==> flow/design.v <==
module unsigned_nonrestoring #(
    parameter int WIDTH = 32
) (
    input logic go,
    input logic[WIDTH-1:0] divisor,
    input logic[WIDTH-1:0] dividend,
    input logic clk, rst,
    output logic done,
    output logic[WIDTH-1:0] quotient,
    output logic[WIDTH-1:0] remainder,
    output logic divide_by_zero
);
typedef enum logic [1:0] {
    WAIT,
    COMPUTE,
    DONE
} state_t;
state_t next_state, state_R;
logic[WIDTH-1:0] Q_R, next_Q, quotient_R, next_quotient, remainder_R, next_remainder;
logic[WIDTH:0] A_R, next_A, B_R, next_B, B_twos_comp_R, next_B_twos_comp;
logic[$clog2(WIDTH):0] Count_R, next_Count;
logic done_R, next_done;
logic divide_by_zero_R, next_divide_by_zero;
assign done = done_R;
assign divide_by_zero = divide_by_zero_R;
assign quotient = quotient_R;
assign remainder = remainder_R;
always_ff @(posedge clk or posedge rst) begin
    if(rst) begin
        state_R <= WAIT;
        Q_R <= '0;
        A_R <= '0;
        B_R <= '0;
        B_twos_comp_R <= '0;
        Count_R <= '0;
        quotient_R <= '0;
        remainder_R <= '0;
        done_R <= 1'b0;
        divide_by_zero_R <= 1'b0;
    end
    else begin
        state_R <= next_state;
        Q_R <= next_Q;
        A_R <= next_A;
        B_R <= next_B;
        B_twos_comp_R <= next_B_twos_comp;
        Count_R <= next_Count;
        quotient_R <= next_quotient;
        remainder_R <= next_remainder;
        done_R <= next_done;
        divide_by_zero_R <= next_divide_by_zero;
    end
end 
logic[WIDTH:0] A_temp;
always_comb begin
    logic[WIDTH:0] one;
    one = 1;
    A_temp = '0;
    next_Q = Q_R;
    next_A = A_R;
    next_B = B_R;
    next_B_twos_comp = B_twos_comp_R;
    next_Count = Count_R;
    next_remainder = remainder_R;
    next_quotient = quotient_R;
    next_state = state_R;
    next_divide_by_zero = divide_by_zero_R;
    next_done = done_R;
    case(state_R)
        WAIT: begin
            if (go) begin
                if(divisor == 0) begin
                    next_state = DONE;
                    next_done = 1'b1;
                    next_divide_by_zero = 1'b1;
                end
                else begin
                    next_A = '0;
                    next_B = {1'b0,divisor};
                    next_B_twos_comp = ~next_B + one;
                    next_Q = dividend;
                    next_Count = WIDTH;
                    next_state = COMPUTE;
                end
            end
        end
        COMPUTE: begin
            if(A_R[WIDTH]) begin
                A_temp = {A_R[WIDTH-1:0], Q_R[WIDTH-1]};
                next_A = A_temp + B_R;
            end else begin
                A_temp = {A_R[WIDTH-1:0], Q_R[WIDTH-1]};
                next_A = A_temp + B_twos_comp_R;
            end
            next_Q = {Q_R[WIDTH-2:0],~next_A[WIDTH]};
            next_Count = Count_R - 1;
            if(next_Count == 0) begin 
                next_state = DONE;
                if(next_A[WIDTH]) next_remainder = next_A[WIDTH-1:0] + B_R;
                else next_remainder = next_A[WIDTH-1:0];
                next_quotient = next_Q[WIDTH-1:0];
                next_done = 1;
            end
        end
        DONE: begin
            next_done = 0;
            next_divide_by_zero = 1'b0;
            next_state = WAIT;
        end
    endcase
end
endmodule
Step by step through the tools: unsigned_nonrestoring
The steps from the RTL of unsigned_nonrestoring to its reports follow in flow order.
Line numbers count from 1 in the design file above.
Library cell names are shortened.
A cell with n/a has no value.
Design
  top module: unsigned_nonrestoring
  clock: clk
  cell library: sky130hd
  library corner: tt_025C_1v80

After elaboration
Source: Yosys, flattened and elaborated, memories not mapped. Widths are those after wreduce. Registers that Yosys merges into a memory's read port (data or address) are not register bits. Print and check cells do not count. Equal cells are merged and count once.
Word-level totals
  cells after elaboration: 57
  input port bits: 67
  output and inout port bits: 66
  flip-flop bits (word level): 204
Operators by class
  add/sub/neg operators: 5
  reduce/logical cells: 12
  mux-type cells: 21
  eq/ne operators: 6
  bitwise gates (word level): 3
Operator list (number)
  two-way mux 33 bit: 4
  two-way mux 32 bit: 3
  case mux 33 bit (select 2 bit): 1
  case mux 32 bit (select 2 bit): 1
  NOT 32 -> 33 bit: 1
  adder 33 x 1 -> 33 bit with constant B: 1
  adder 33 x 32 -> 33 bit: 1
  adder 33 bit: 1
  adder 32 bit: 1
  logical NOT 32 bit: 1
  AND reduction 3 bit: 4
  case mux 6 bit (select 2 bit): 1
  two-way mux 6 bit: 2
  != test 2 bit with constant B: 4
  subtractor 6 x 1 -> 6 bit with constant B: 1
  logical NOT 6 bit: 1
  case mux 2 bit (select 3 bit): 1
  two-way mux 2 bit: 3
  nonzero test 2 bit: 2
  AND reduction 4 bit: 1
  nonzero test 3 bit: 1
  case mux 1 bit (select 3 bit): 1
  two-way mux 1 bit: 3
  NOT 1 bit: 2
  == test 2 x 1 -> 1 bit with constant B: 1
  == test 2 bit with constant B: 1
  logical NOT 2 bit: 1
  AND reduction 2 bit: 1
  case mux 1 bit (select 2 bit): 1

Logic depth
Longest topological path by Yosys (ltp), each cell counted once; first at word level (registers and memories cut), then after technology mapping (sequential cells cut; the memories' decode and read muxes count).
Depth
  depth in word-level cells: 5
  ABC_AREA: 0
  depth in mapped cells: 25
  gate-level depth less buffers: 24

Mapped cells and area
Yosys stat after the flow's synthesis: flattened, memories mapped to cells. It holds for the ABC_AREA given above (unset counts as 0); a run with the other value may have another netlist.
Cell types
  dfrtp_1: number 203, total area 5.08E+03 µm²
  mux2_2: number 93, total area 1.05E+03 µm²
  ha_1: number 71, total area 888.352 µm²
  nand2_1: number 179, total area 671.894 µm²
  mux2i_1: number 57, total area 570.547 µm²
  o21ai_0: number 113, total area 565.542 µm²
  xnor2_1: number 46, total area 402.886 µm²
  xor2_1: number 39, total area 341.578 µm²
  a21oi_1: number 64, total area 320.307 µm²
  a21o_1: number 30, total area 225.216 µm²
  nor2_1: number 55, total area 206.448 µm²
  nand3_1: number 35, total area 175.168 µm²
  a22o_1: number 16, total area 140.134 µm²
  clkbuf_1: number 36, total area 135.13 µm²
  o21ai_1: number 26, total area 130.125 µm²
  inv_1: number 33, total area 123.869 µm²
  nor3_1: number 23, total area 115.11 µm²
  o21bai_1: number 13, total area 97.594 µm²
Other cell types: 52; their cells: 145.
Mapped netlist
  cell count: 1277
  chip area (Yosys): 12423.2 µm²
  flip-flops: 204
  area of sequential cells: 5106.1 µm²

Path before layout
OpenSTA on the mapped netlist: ideal clock, no wires. The path of least setup slack (recovery checks aside). Input and output delay are each 20% of the period. Register names are those of the netlist, which keeps one name where synthesis merged equal registers.
Timing path after synthesis
  kind: flip-flop to flip-flop
  start: register A_R[32]
  end: register remainder_R[31]
  time at the first pin: 0.000 ns
  required time: 5.864 ns
  stages: 25
  library setup time: 0.136 ns
  path delay: 5.475 ns
  slack: 0.525 ns
  clock period: 6.0 ns
  data arrival time: 5.339 ns
  path buffers: 2
  synthesis period reached: 5.475 ns
"path delay" is the arrival time less input delay plus setup time.
"stages": output pins that drive a net of the path, with the launching flip-flop's if there is one; two outputs of one cell count as two.
"synthesis period reached" = period - worst setup slack (recovery checks aside). The figure is calculated, with input and output delays left at 20% of the set period.
Between the ends stands the longest chain of elaborated cells between them, by number of cells; it is not shown to be the way that was timed. Of several equally long chains one is given.
A line is the first line of the expression or statement that the cell stems from. Yosys adds cells for indexed reads and writes and turns some case tables into memories.
Between the ends, after synthesis
  path through: dfrtp_1 -> clkbuf_1 -> clkbuf_1 -> mux2_2 -> ha_1 -> a21o_1 -> a2111oi_2 -> o21ai_1 -> o41ai_4 -> o21ba_2 -> o21ai_0 -> a31oi_1 -> xnor2_1 -> ha_1 -> inv_1 -> nor2_1 -> a221oi_1 -> o2111ai_1 -> a31oi_1 -> o21bai_1 -> a2111oi_0 -> or4_1 -> nand3_1 -> xnor2_1 -> o21ai_0
  cells in the longest elaborated chain: 4
  elaborated cells on any way between the ends: 4
  source lines of those cells: 3
  classes of those cells: add/sub (1); mux (3)
RTL lines, path after synthesis
  from (decl): RTL line 20  | logic[WIDTH:0] A_R, next_A, B_R, next_B, B_twos_comp_R, next_B_twos_comp;
  from (assign): RTL line 32  | A_R <= '0;
  from (assign): RTL line 44  | A_R <= next_A;
  two-way mux 33 bit: RTL line 88  | if(A_R[WIDTH]) begin
  two-way mux 33 bit: RTL line 69  | case(state_R)
  adder 32 bit: RTL line 99  | if(next_A[WIDTH]) next_remainder = next_A[WIDTH-1:0] + B_R;
  two-way mux 32 bit: RTL line 99
  to (assign): RTL line 37  | remainder_R <= '0;
  to (assign): RTL line 49  | remainder_R <= next_remainder;
  to (decl): RTL line 19  | logic[WIDTH-1:0] Q_R, next_Q, quotient_R, next_quotient, remainder_R, next_remainder;

Worst path after layout
From the final timing report of job 2: the path of least setup slack in the routed layout; clock arrival at registers is part of the times.
Timing path after layout
  kind: flip-flop to flip-flop
  start: register A_R[32]
  end: register remainder_R[31]
  required time: 6.39 ns
  stages: 23
  slack: 0.44 ns
  data arrival time: 5.95 ns
  time at the first pin: 0.52 ns
  path buffers: 0
  library setup time: 0.14 ns
  clock period: 6.0 ns
Between the ends stands the longest chain of elaborated cells between them, by number of cells; it is not shown to be the way that was timed. Of several equally long chains one is given.
Between the ends, after layout
  path through: dfrtp_2 -> mux2i_1 -> inv_1 -> ha_1 -> a211oi_1 -> o21ai_0 -> a21oi_1 -> o21ai_0 -> o22ai_1 -> o21ai_0 -> xnor2_1 -> ha_1 -> nand3_1 -> nor2_1 -> a221oi_1 -> o2111ai_2 -> a31oi_2 -> o21bai_2 -> a2111oi_2 -> or4_1 -> nand3_1 -> xnor2_1 -> o21ai_0
  cells in the longest elaborated chain: 4
  elaborated cells on any way between the ends: 4
  source lines of those cells: 3
  classes of those cells: add/sub (1); mux (3)
RTL lines, path after layout
  from (decl): RTL line 20  | logic[WIDTH:0] A_R, next_A, B_R, next_B, B_twos_comp_R, next_B_twos_comp;
  from (assign): RTL line 32  | A_R <= '0;
  from (assign): RTL line 44  | A_R <= next_A;
  two-way mux 33 bit: RTL line 88  | if(A_R[WIDTH]) begin
  two-way mux 33 bit: RTL line 69  | case(state_R)
  adder 32 bit: RTL line 99  | if(next_A[WIDTH]) next_remainder = next_A[WIDTH-1:0] + B_R;
  two-way mux 32 bit: RTL line 99
  to (assign): RTL line 37  | remainder_R <= '0;
  to (assign): RTL line 49  | remainder_R <= next_remainder;
  to (decl): RTL line 19  | logic[WIDTH-1:0] Q_R, next_Q, quotient_R, next_quotient, remainder_R, next_remainder;

Module unsigned_nonrestoring, platform sky130hd: 2 stored runs of the flow (Yosys, OpenROAD) with differing settings, in no particular order. Input and output delays are each 20% of the period that was set; the output load is 0.01 pF.
"achieved clock period (ns)" = clock period - worst setup slack. The figure is calculated, with input and output delays left at 20% of the set period.
"worst setup path time (ns)" is the time allowed to the run's worst setup path (the clock period less input and output delay, where it has them) less its slack. Clock arrival times count: a late capture clock shortens it, a late launch clock lengthens it.

settings of job 1
{
  "CELL_PAD_IN_SITES_DETAIL_PLACEMENT": 2,
  "CORE_UTILIZATION": 72,
  "CTS_CLUSTER_SIZE": 13,
  "MAX_ROUTING_LAYER": "met4",
  "MIN_ROUTING_LAYER": "met2",
  "period_ns": 6.0,
  "CAP_MARGIN": 20,
  "CORE_MARGIN": 2,
  "SLEW_MARGIN": 20
}
report of job 1: did not finish, place, DPL-0033

settings of job 2
{
  "CELL_PAD_IN_SITES_DETAIL_PLACEMENT": 0,
  "CELL_PAD_IN_SITES_GLOBAL_PLACEMENT": 2,
  "CORE_MARGIN": 4,
  "CORE_UTILIZATION": 35,
  "CTS_CLUSTER_SIZE": 13,
  "MAX_ROUTING_LAYER": "met4",
  "MIN_ROUTING_LAYER": "met1",
  "PLACE_DENSITY_LB_ADDON": 0.05,
  "period_ns": 6.0,
  "CAP_MARGIN": 20,
  "SLEW_MARGIN": 20
}
report of job 2
yosys chip area after synthesis (um^2): 12423.2
finish__design__die__area: 38573.0
finish__design__instance__area__stdcell: 15337.2
finish__design__instance__utilization: 0.4407
finish__timing__setup__ws: 0.439
finish__timing__setup__tns: 0.000
finish__timing__hold__ws: 0.463
achieved clock period (ns): 5.561
worst setup path time (ns): 5.56
worst setup path kind: flip-flop to flip-flop
